==> flow/design.v <==
module SIGNAL_GENERATOR_ANALYZER_ONE_WIRE
(
	input CLK_100MHz,
	input rst,
	input  	MUAFR_MISO_P,
	input  	MUAFR_MISO_N,
	input 	enable_generate,
	output logic [11: 0] test_cnt_1,
	output logic [11: 0] test_cnt_0
);
localparam ITERATION = 1004; 
logic [3: 0] prev_MUAFR_MISO_P;
logic [3: 0] prev_MUAFR_MISO_N;
always @(posedge CLK_100MHz)
begin
	if (rst)
	begin
		prev_MUAFR_MISO_P <= 4'h0;
		prev_MUAFR_MISO_N <= 4'h0;
	end else
	begin
	prev_MUAFR_MISO_P[3] <= prev_MUAFR_MISO_P[2];
	prev_MUAFR_MISO_P[2] <= prev_MUAFR_MISO_P[1];
	prev_MUAFR_MISO_P[1] <= prev_MUAFR_MISO_P[0];
	prev_MUAFR_MISO_P[0] <= MUAFR_MISO_P;
	prev_MUAFR_MISO_N[3] <= prev_MUAFR_MISO_N[2];
	prev_MUAFR_MISO_N[2] <= prev_MUAFR_MISO_N[1];
	prev_MUAFR_MISO_N[1] <= prev_MUAFR_MISO_N[0];
	prev_MUAFR_MISO_N[0] <= MUAFR_MISO_N;
	end
end
logic [15: 0] cnt_analyzer;
logic [11: 0] cnt_skew_P;
logic [11: 0] cnt_skew_N;
always @(posedge CLK_100MHz)
begin
	if (rst)
	begin
		cnt_skew_P <= 0;
		cnt_skew_N <= 0;
		cnt_analyzer <= 0;
		test_cnt_1 <= 0;
		test_cnt_0 <= 0;
	end else
	if (enable_generate == 0)
		begin
			if ((~prev_MUAFR_MISO_P[2] & MUAFR_MISO_P) | (prev_MUAFR_MISO_P[2] & ~MUAFR_MISO_P))
				cnt_skew_P <= cnt_skew_P + 1;
			if ((~prev_MUAFR_MISO_N[2] & MUAFR_MISO_N) | (prev_MUAFR_MISO_N[2] & ~MUAFR_MISO_N))
				cnt_skew_N <= cnt_skew_N + 1;
			if (cnt_analyzer == (ITERATION - 2))
			begin
				cnt_skew_N <= 0;
				cnt_skew_P <= 0;
				test_cnt_1 <= cnt_skew_P;
				test_cnt_0 <= cnt_skew_N;
			end
			if (cnt_analyzer == ITERATION)
				cnt_analyzer <= 0;
			else
				cnt_analyzer <= cnt_analyzer + 1;
		end else
		begin
			cnt_skew_P <= 0;
			cnt_skew_N <= 0;
			cnt_analyzer <= 0;
		end
end
endmodule
module SIGNAL_GENERATOR_ANALYZER
(
	input CLK_100MHz,
	input rst,
	output logic [15:0] MUAFR_MOSI_P,
	output [15:0] MUAFR_MOSI_N,
	input  logic [15:0] MUAFR_MISO_P,
	input  logic [15:0] MUAFR_MISO_N,
	input enable_generate,
	output logic [15:0] status_wire,
	output [15:0] status_gen
);
logic kz;
logic kz_P;
logic kz_N;
logic [15: 0] status_gen_P;
logic [15: 0] status_gen_N;
assign status_gen [15: 0] = status_gen_P [15: 0] & status_gen_N [15: 0];
assign kz = kz_N & kz_P;
localparam cnt_ETALON_GEN_min = 20;
localparam cnt_ETALON_GEN_max = 250;
assign MUAFR_MOSI_N [15: 0]  = ~ MUAFR_MOSI_P [15: 0];
localparam ITERATION = 102;
logic [2: 0] prev_flag_signal_P;
logic [7: 0] cnt_kz_signal_P;
logic [7: 0] cnt_kz_signal_N;
logic [15: 0] fail;
logic [3: 0] j;
logic flag_signal_P;
logic [9: 0] cnt_true_channel [15: 0];
logic [9: 0] cnt_status_true;
wire [8:0] test_cnt_1 [15: 0];
wire [8:0] test_cnt_0 [15: 0];
genvar i;
generate
	for (i = 0; i < 16; i = i + 1)
	begin : generator
		wire [11:0] full_cnt_1;
		wire [11:0] full_cnt_0;
		SIGNAL_GENERATOR_ANALYZER_ONE_WIRE signal_generator_analyzer_one_wire
		(
			.CLK_100MHz(CLK_100MHz),
			.rst(rst),
			.enable_generate(enable_generate),
			.MUAFR_MISO_P(MUAFR_MISO_P[i]),
			.MUAFR_MISO_N(MUAFR_MISO_N[i]),
			.test_cnt_1(full_cnt_1),
			.test_cnt_0(full_cnt_0)
		);
		assign test_cnt_1[i] = full_cnt_1[8:0];
		assign test_cnt_0[i] = full_cnt_0[8:0];
	always @(posedge CLK_100MHz)
	if (rst)
		status_gen_P [i] <= 0;
	else if (enable_generate == 0)
		if ((test_cnt_1 [i] > cnt_ETALON_GEN_min - 1) & (test_cnt_1 [i] < cnt_ETALON_GEN_max + 1))
			status_gen_P [i] <= 1;
		else
			status_gen_P [i] <= 0;
	always @(posedge CLK_100MHz)
	if (rst)
		status_gen_N [i] <= 0;
	else if (enable_generate == 0)
		if ((test_cnt_0 [i] > cnt_ETALON_GEN_min - 1) & (test_cnt_0 [i] < cnt_ETALON_GEN_max + 1))
			status_gen_N [i] <= 1;
		else
			status_gen_N [i] <= 0;
	end
endgenerate
integer k;
always @(posedge CLK_100MHz)
begin
	if (rst)
	begin
		MUAFR_MOSI_P <= 16'h0;
		prev_flag_signal_P <= 3'b0;
		cnt_kz_signal_P <= 0;
		cnt_kz_signal_N <= 0;
		kz_P <= 0;
		kz_N <= 0;
		fail <= 16'hFFFF;
		j <= 0;
		flag_signal_P <= 1;
		for (k = 0; k < 16; k = k + 1)
			cnt_true_channel [k] <= 0;
		cnt_status_true <= 0;
		status_wire <= 16'h0;
	end else
	if (enable_generate == 1)
	begin
		if (flag_signal_P == 1)		 
		begin
			if (prev_flag_signal_P [0] != flag_signal_P)
			begin
				MUAFR_MOSI_P [15: 0] <= 16'h0;
			end else
			begin
				MUAFR_MOSI_P [j] <= ((cnt_status_true  < (ITERATION - 6)) & (cnt_status_true >= 0)) ? 1 : 0;
			end
		end	else
		begin
			if (prev_flag_signal_P [0] != flag_signal_P)
			begin
				MUAFR_MOSI_P [15: 0] <= 16'hFFFF;
			end else
			begin
				MUAFR_MOSI_P [j] <= ((cnt_status_true  < (ITERATION - 6)) & (cnt_status_true >= 0)) ? 0 : 1;
			end
		end
		prev_flag_signal_P [2] <= prev_flag_signal_P [1];
		prev_flag_signal_P [1] <= prev_flag_signal_P [0];
		prev_flag_signal_P [0] <= flag_signal_P;
		if (cnt_status_true  == (ITERATION - 3))  
		begin
			j <= j + 1;
			cnt_status_true <= 0;
			if (j == 15)
				flag_signal_P <= flag_signal_P + 1;
			if (fail[j] == 0)
				status_wire [j] <= 1;
			else
				status_wire [j] <= 0;
		end else
			cnt_status_true <= cnt_status_true + 1;
		if ((cnt_status_true  == (ITERATION - 4)) & (flag_signal_P == 0))  
			if ((cnt_true_channel [j] > (ITERATION >> 1)) & (cnt_true_channel [j] < (ITERATION << 1)) & (kz == 1))
				fail[j] <= 0;
			else
				fail[j] <= 1;
		if ((cnt_status_true  > (ITERATION - 7)) & (flag_signal_P == 0))  
			if (cnt_kz_signal_P > (ITERATION - 15))
				kz_P <= 1;
			else
				kz_P <= 0;
		if ((cnt_status_true  > (ITERATION - 7)) & (flag_signal_P == 0))	 
			if (cnt_kz_signal_N > (ITERATION - 15))
				kz_N <= 1;
			else
				kz_N <= 0;
		if (cnt_status_true  == (ITERATION - 4))  
			cnt_true_channel [j] <= 0;
		else
			if ((MUAFR_MISO_P [j] == flag_signal_P) & (MUAFR_MISO_N [j] != flag_signal_P))
				cnt_true_channel [j] <= cnt_true_channel [j] + 1;
		if (cnt_status_true  == (ITERATION - 4))  
			cnt_kz_signal_P <= 0;
		else
			if (((MUAFR_MISO_P [0] == MUAFR_MISO_P [j]) + (MUAFR_MISO_P [1] == MUAFR_MISO_P [j]) + (MUAFR_MISO_P [2] == MUAFR_MISO_P [j]) + (MUAFR_MISO_P [3] == MUAFR_MISO_P [j]) + (MUAFR_MISO_P [4] == MUAFR_MISO_P [j]) + (MUAFR_MISO_P [5] == MUAFR_MISO_P [j]) + (MUAFR_MISO_P [6] == MUAFR_MISO_P [j]) + (MUAFR_MISO_P [7] == MUAFR_MISO_P [j]) + (MUAFR_MISO_P [8] == MUAFR_MISO_P [j]) + (MUAFR_MISO_P [9] == MUAFR_MISO_P [j]) + (MUAFR_MISO_P [10] == MUAFR_MISO_P [j]) + (MUAFR_MISO_P [11] == MUAFR_MISO_P [j]) + (MUAFR_MISO_P [12] == MUAFR_MISO_P [j]) + (MUAFR_MISO_P [13] == MUAFR_MISO_P [j])) == 1)
				cnt_kz_signal_P <= cnt_kz_signal_P + 1;
		if (cnt_status_true  == (ITERATION - 3)) 
			cnt_kz_signal_N <= 0;
		else
			if (((MUAFR_MISO_N [0] == MUAFR_MISO_N [j]) + (MUAFR_MISO_N [1] == MUAFR_MISO_N [j]) + (MUAFR_MISO_N [2] == MUAFR_MISO_N [j]) + (MUAFR_MISO_N [3] == MUAFR_MISO_N [j]) + (MUAFR_MISO_N [4] == MUAFR_MISO_N [j]) + (MUAFR_MISO_N [5] == MUAFR_MISO_N [j]) + (MUAFR_MISO_N [6] == MUAFR_MISO_N [j]) + (MUAFR_MISO_N [7] == MUAFR_MISO_N [j]) + (MUAFR_MISO_N [8] == MUAFR_MISO_N [j]) + (MUAFR_MISO_N [9] == MUAFR_MISO_N [j]) + (MUAFR_MISO_N [10] == MUAFR_MISO_N [j]) + (MUAFR_MISO_N [11] == MUAFR_MISO_N [j]) + (MUAFR_MISO_N [12] == MUAFR_MISO_N [j]) + (MUAFR_MISO_N [13] == MUAFR_MISO_N [j])) > 13)
				cnt_kz_signal_N <= cnt_kz_signal_N + 1;
		end else
		begin
			j <= 0;
			cnt_true_channel [j] <= 0;
			cnt_status_true <= 0;
			flag_signal_P <= 0;
			MUAFR_MOSI_P <= 16'h0;
		end
end
endmodule
======== Tool chain data of SIGNAL_GENERATOR_ANALYZER ========
The steps from the RTL of SIGNAL_GENERATOR_ANALYZER to its reports follow in flow order.
Lines are those of the file above, counted from 1.
Library cell names are shortened.
The mark n/a stands for no value.
design
  design top .............................. SIGNAL_GENERATOR_ANALYZER
  clock ................................... CLK_100MHz
  standard-cell library ................... sky130hd
  corner .................................. tt_025C_1v80

======== Word level ========
Counts by Yosys on the flattened word-level netlist (proc, flatten, opt, wreduce). Print and check cells are left out. Cells with the same type and inputs are merged into one.
Memory sizes are those after Yosys's memory passes, which may raise the word count (mostly to a power of two), join words into wider ones and drop unused or constant bits.
storage and ports
  word-level cells ........................ 788
  memories kept ........................... 1
  output and inout bits ................... 64
  memory bits (writable) .................. 160
  flip-flop bits (word level) ............. 1138
  input bits .............................. 35
memory list
  name              depth  width  line  RTL
  cnt_true_channel  16     10     99    logic [9: 0] cnt_true_channel [15: 0];
cells by class
  $lt $le $gt $ge ......................... 72
  reductions and logical operators ........ 58
  muxes and demuxes ....................... 66
  bitwise logic cells ..................... 215
  equality and inequality tests ........... 69
  $add $sub $neg .......................... 81
  shifts and indexed selects .............. 7
operators by type and width
  cell                                                                              count
  16-bit by 10-bit == test with 1-bit output (second input constant)                32
  12-bit by 1-bit adder with 12-bit output (second input constant)                  32
  9-bit by 5-bit greater-than comparator with 1-bit output (second input constant)  32
  9-bit by 8-bit less-than comparator with 1-bit output (second input constant)     32
  16-bit by 1-bit adder with 16-bit output (second input constant)                  16
  1-bit bitwise AND                                                                 103
  3-bit OR reduction                                                                33
  16-bit OR                                                                         6
  16-bit two-way mux                                                                5
  1-bit NOT                                                                         66
  16-bit bitwise AND                                                                4
  10-bit two-way mux                                                                6
  1-bit two-way mux                                                                 49
  16-bit by 4-bit indexed select with 1-bit output                                  3
  2-bit AND reduction                                                               22
  1-bit OR                                                                          34
  1-bit by 5-bit variable shift with 16-bit output                                  2
  1-bit by 5-bit variable shift with 16-bit output (first input constant)           2
  16-bit NOT                                                                        2
  8-bit two-way mux                                                                 4
  1-bit == test                                                                     29
  13-bit by 1-bit adder with 14-bit output                                          2
  12-bit by 1-bit adder with 13-bit output                                          2
  11-bit by 1-bit adder with 12-bit output                                          2
  10-bit by 1-bit adder with 11-bit output                                          2
  10-bit by 1-bit adder with 10-bit output (second input constant)                  2
  10-bit by 7-bit == test with 1-bit output (second input constant)                 2
  9-bit by 1-bit adder with 10-bit output                                           2
Not listed: further kinds 26, cells in them 40.

======== Longest topological paths ========
Yosys ltp: most cells in a row. Word level: on the elaborated netlist, between registers, memories and ports. Mapped: between sequential cells and ports; inverters and the memories' decode and read muxes count.
logic depth
  word-level depth ........................ 18
  ABC_AREA ................................ 0
  mapped depth ............................ 21
  depth with buffers taken out ............ 18

======== Netlist ========
Yosys stat after the flow's synthesis: flattened, memories mapped to cells. It holds for the ABC_AREA given above (unset counts as 0); a run with the other value may have another netlist.
The area totals of this step are shown rounded.
synthesis totals
  sequential part of the area ............. 25740 um2
  cell count .............................. 5344
  flip-flop cells ......................... 1206
  buffers ................................. 193
  mapped area ............................. 50930 um2
cells by type
  cell type  count  area in all (um2)
  dfxtp_1    1046   2.09E+04
  edfxtp_1   160    4.8E+03
  nor2_1     1059   3.98E+03
  xor2_1     351    3.07E+03
  mux2i_1    281    2.81E+03
  nand2_1    485    1.82E+03
  xnor2_1    183    1.6E+03
  mux4_2     59     1.33E+03
  ha_1       103    1.29E+03
  a21oi_1    216    1.08E+03
  nor3_1     180    900.864
  nand3_1    177    885.85
  and3_1     124    775.744
  nor2b_1    110    688.16
  nand4_1    107    669.392
  clkbuf_1   153    574.301
  inv_1      97     364.099
  o21ai_0    70     350.336
Not listed: further types 56, cells in them 383.
The figures by module come from a second, unflattened synthesis with its own total; it is not the netlist above.
second synthesis, totals
  cells (unflattened synthesis) ........... 6828
  area total of the unflattened synthesis .. 62350 um2
Each row is one instance without its submodules.
by module
  module                              seq. area (um2)  instances  cells  area (um2)
  SIGNAL_GENERATOR_ANALYZER_ONE_WIRE  1401             16         333    2943
  SIGNAL_GENERATOR_ANALYZER           7167             1          1500   15270

======== Worst setup path after synthesis ========
Path of least setup slack by OpenSTA after synthesis, without wires, with an ideal clock, recovery checks aside; 20% of the period is set as input and as output delay. Where synthesis merged equal registers, the netlist keeps one of their names.
timing post-synthesis
  kind .................................... input-to-reg
  start point ............................. in MUAFR_MISO_N[15]
  end point ............................... reg cnt_kz_signal_N[0]
  clock period ............................ 10000 ps
  input delay ............................. 2000 ps
  slack ................................... 2871 ps
  stages on the path ...................... 16
  launch time at the first pin ............ 2000 ps
  setup time .............................. 59 ps
  delay of the path ....................... 5128 ps
  arrival time ............................ 7069 ps
  path buffers ............................ 1
  data required time ...................... 9941 ps
  synthesis period reached ................ 7129 ps
"delay of the path" = arrival - input delay + setup time.
"stages on the path" counts driving pins, that of a launching flip-flop among them; a cell with two outputs on the path counts twice.
"synthesis period reached" = period - worst setup slack (recovery checks aside). The figure is calculated, with input and output delays left at 20% of the set period.
The rows between start and end are the longest chain of elaborated cells between them; the timing report does not say that the signal goes this way. Where chains are equally long, one stands for them.
Each line given opens the expression or statement behind the cell; cells for indexed reads and writes are added by Yosys, which also makes memories of some case tables.
A register here has more assigning lines than the two given.
on the way, post-synthesis
  path through ............................ mux4_2 > a22oi_1 > nand2_1 > clkbuf_1 > xnor2_1 > ha_1 > inv_1 > fa_1 > fa_1 > fa_1 > nand2b_1 > fa_1 > nand2b_1 > or4_1 > a21oi_1 > mux2_2
  cells in the longest elaborated chain ... 18
  elaborated cells on any way between the ends .. 33
  classes of those cells .................. 13 x add/sub; 1 x compare; 14 x eq/ne; 1 x shift; 2 x mux; 2 x reduce/logical
RTL lines, path post-synthesis
  what                                                       line  RTL
  start, declared                                            77    input logic [15:0] MUAFR_MISO_N,
  16-bit by 4-bit indexed select with 1-bit output           222   if (((MUAFR_MISO_N [0] == MUAFR_MISO_N [j]) + (MUAFR_MISO_N [1] == MUAFR_MISO_N [j]) + (MUAFR_MISO_N [2] == MU ...
  1-bit == test                                              222
  1-bit by 1-bit adder with 2-bit output                     222
  2-bit by 1-bit adder with 3-bit output                     222
  3-bit by 1-bit adder with 4-bit output                     222
  4-bit by 1-bit adder with 5-bit output                     222
  5-bit by 1-bit adder with 6-bit output                     222
  [4 not listed]                                             n/a
  10-bit by 1-bit adder with 11-bit output                   222
  11-bit by 1-bit adder with 12-bit output                   222
  12-bit by 1-bit adder with 13-bit output                   222
  13-bit by 1-bit adder with 14-bit output                   222
  14-bit by 4-bit greater-than comparator with 1-bit output  222
  8-bit two-way mux                                          222
  8-bit two-way mux                                          219   if (cnt_status_true == (ITERATION - 3))
  end, assigned                                              220   cnt_kz_signal_N <= 0;
  end, assigned                                              223   cnt_kz_signal_N <= cnt_kz_signal_N + 1;
  end, declared                                              95    logic [7: 0] cnt_kz_signal_N;

======== Path in the finished layout ========
Path of least setup slack in the final report of entry A (OpenROAD, finished layout, wires in). Where an end is a register, its clock arrival counts in the times.
The path's times are printed in steps of 10 ps; the period is the one set.
timing post-layout
  kind .................................... input-to-reg
  start point ............................. in MUAFR_MISO_P[15]
  end point ............................... reg cnt_kz_signal_P[7]
  data required time ...................... 6460 ps
  arrival time ............................ 6120 ps
  clock period ............................ 5780 ps
  path buffers ............................ 2
  slack ................................... 340 ps
  input delay ............................. 1160 ps
  setup time .............................. 110 ps
  launch time at the first pin ............ 1160 ps
  stages on the path ...................... 19
The rows between start and end are the longest chain of elaborated cells between them; the timing report does not say that the signal goes this way. Where chains are equally long, one stands for them.
A register here has more assigning lines than the two given.
on the way, post-layout
  path through ............................ buf_6 > buf_12 > mux4_2 > mux4_2 > xnor2_1 > ha_1 > inv_1 > fa_1 > fa_1 > inv_1 > fa_1 > ha_2 > inv_2 > fa_2 > nand4b_1 > a2bb2oi_4 > nor4bb_2 > xnor2_1 > nor2_1
  cells in the longest elaborated chain ... 18
  elaborated cells on any way between the ends .. 33
  classes of those cells .................. 13 x add/sub; 15 x eq/ne; 1 x shift; 2 x mux; 2 x reduce/logical
RTL lines, path post-layout
  what                                              line  RTL
  start, declared                                   76    input logic [15:0] MUAFR_MISO_P,
  16-bit by 4-bit indexed select with 1-bit output  217   if (((MUAFR_MISO_P [0] == MUAFR_MISO_P [j]) + (MUAFR_MISO_P [1] == MUAFR_MISO_P [j]) + (MUAFR_MISO_P [2] == MU ...
  1-bit == test                                     217
  1-bit by 1-bit adder with 2-bit output            217
  2-bit by 1-bit adder with 3-bit output            217
  3-bit by 1-bit adder with 4-bit output            217
  4-bit by 1-bit adder with 5-bit output            217
  5-bit by 1-bit adder with 6-bit output            217
  [4 not listed]                                    n/a
  10-bit by 1-bit adder with 11-bit output          217
  11-bit by 1-bit adder with 12-bit output          217
  12-bit by 1-bit adder with 13-bit output          217
  13-bit by 1-bit adder with 14-bit output          217
  14-bit by 1-bit == test with 1-bit output         217
  8-bit two-way mux                                 217
  8-bit two-way mux                                 214   if (cnt_status_true == (ITERATION - 4))
  end, assigned                                     215   cnt_kz_signal_P <= 0;
  end, assigned                                     218   cnt_kz_signal_P <= cnt_kz_signal_P + 1;
  end, declared                                     94    logic [7: 0] cnt_kz_signal_P;

Add stored flow runs of SIGNAL_GENERATOR_ANALYZER

Top module SIGNAL_GENERATOR_ANALYZER; platform sky130hd; tools Yosys and OpenROAD; 4 stored runs in no particular order. Input and output delays are each 20% of the period that was set; the output load is 0.01 pF.
By "period achieved" is meant the clock period of the run minus its worst setup slack. This is arithmetic on one report: input and output delays are still those of the set period (20% each).
"worst setup path time" = time allowed to the worst setup path (clock period - input delay - output delay, where it has them) - its slack; a late launch clock adds to it, a late capture clock takes from it.
"total power of the final layout": no workload was simulated; the value follows from the tool's default switching activity.
"worst setup path time" is known to 10 ps.
Values from the reports are rounded here.

---- entry A ----
settings
  ABC_AREA = 0
  CELL_PAD_IN_SITES_DETAIL_PLACEMENT = 0
  CELL_PAD_IN_SITES_GLOBAL_PLACEMENT = 3
  CORE_MARGIN = 2
  CORE_UTILIZATION = 19
  CTS_CLUSTER_SIZE = 67
  GPL_TIMING_DRIVEN = 1
  HOLD_SLACK_MARGIN = 0.08
  PLACE_DENSITY_LB_ADDON = 0.21
  SETUP_SLACK_MARGIN = 1.15
  period_ns = 5.78
  CAP_MARGIN = 20
  SLEW_MARGIN = 20
results
  total power of the final layout ......... 19460 uW
  utilization after routing ............... 23.2%
  die area ................................ 272200 um2
  worst setup slack after layout .......... 340 ps
  area of the standard cells in the finished layout .. 62080 um2
  worst setup path time ................... 4280 ps
  critical path kind ...................... input-to-reg
  Yosys chip area after synthesis ......... 50930 um2
  period achieved ......................... 5440 ps
  smallest hold slack ..................... 422 ps

---- entry B ----
settings
  ABC_AREA = 1
  CELL_PAD_IN_SITES_GLOBAL_PLACEMENT = 1
  CORE_MARGIN = 7
  GPL_TIMING_DRIVEN = 0
  SETUP_SLACK_MARGIN = 0.35
  TNS_END_PERCENT = 70
  period_ns = 10.0
  CAP_MARGIN = 20
  CORE_UTILIZATION = 40
  SLEW_MARGIN = 20
results
  total power of the final layout ......... 10890 uW
  utilization after routing ............... 46.5%
  die area ................................ 141000 um2
  worst setup slack after layout .......... 2079 ps
  area of the standard cells in the finished layout .. 60320 um2
  worst setup path time ................... 5920 ps
  critical path kind ...................... input-to-reg
  Yosys chip area after synthesis ......... 52290 um2
  period achieved ......................... 7921 ps
  smallest hold slack ..................... 391 ps

---- entry C ----
settings
  CORE_UTILIZATION = 40
  SETUP_SLACK_MARGIN = 2.02
  period_ns = 8.32
  CAP_MARGIN = 20
  CORE_MARGIN = 2
  SLEW_MARGIN = 20
results
  total power of the final layout ......... 12890 uW
  utilization after routing ............... 46.4%
  die area ................................ 130200 um2
  worst setup slack after layout .......... 2088 ps
  area of the standard cells in the finished layout .. 58550 um2
  worst setup path time ................... 4570 ps
  critical path kind ...................... input-to-reg
  Yosys chip area after synthesis ......... 50930 um2
  period achieved ......................... 6232 ps
  smallest hold slack ..................... 417 ps

---- entry D ----
settings
  CAP_MARGIN = 10
  CELL_PAD_IN_SITES_DETAIL_PLACEMENT = 1
  CELL_PAD_IN_SITES_GLOBAL_PLACEMENT = 3
  CORE_UTILIZATION = 25
  CTS_CLUSTER_DIAMETER = 153
  GPL_TIMING_DRIVEN = 0
  PLACE_DENSITY_LB_ADDON = 0.08
  SETUP_SLACK_MARGIN = 0.61
  period_ns = 5.54
  CORE_MARGIN = 2
  SLEW_MARGIN = 20
results
  total power of the final layout ......... 20480 uW
  utilization after routing ............... 30.1%
  die area ................................ 207300 um2
  worst setup slack after layout .......... -98 ps
  area of the standard cells in the finished layout .. 60840 um2
  worst setup path time ................... 4530 ps
  critical path kind ...................... input-to-reg
  Yosys chip area after synthesis ......... 50930 um2
  period achieved ......................... 5638 ps
  smallest hold slack ..................... 427 ps
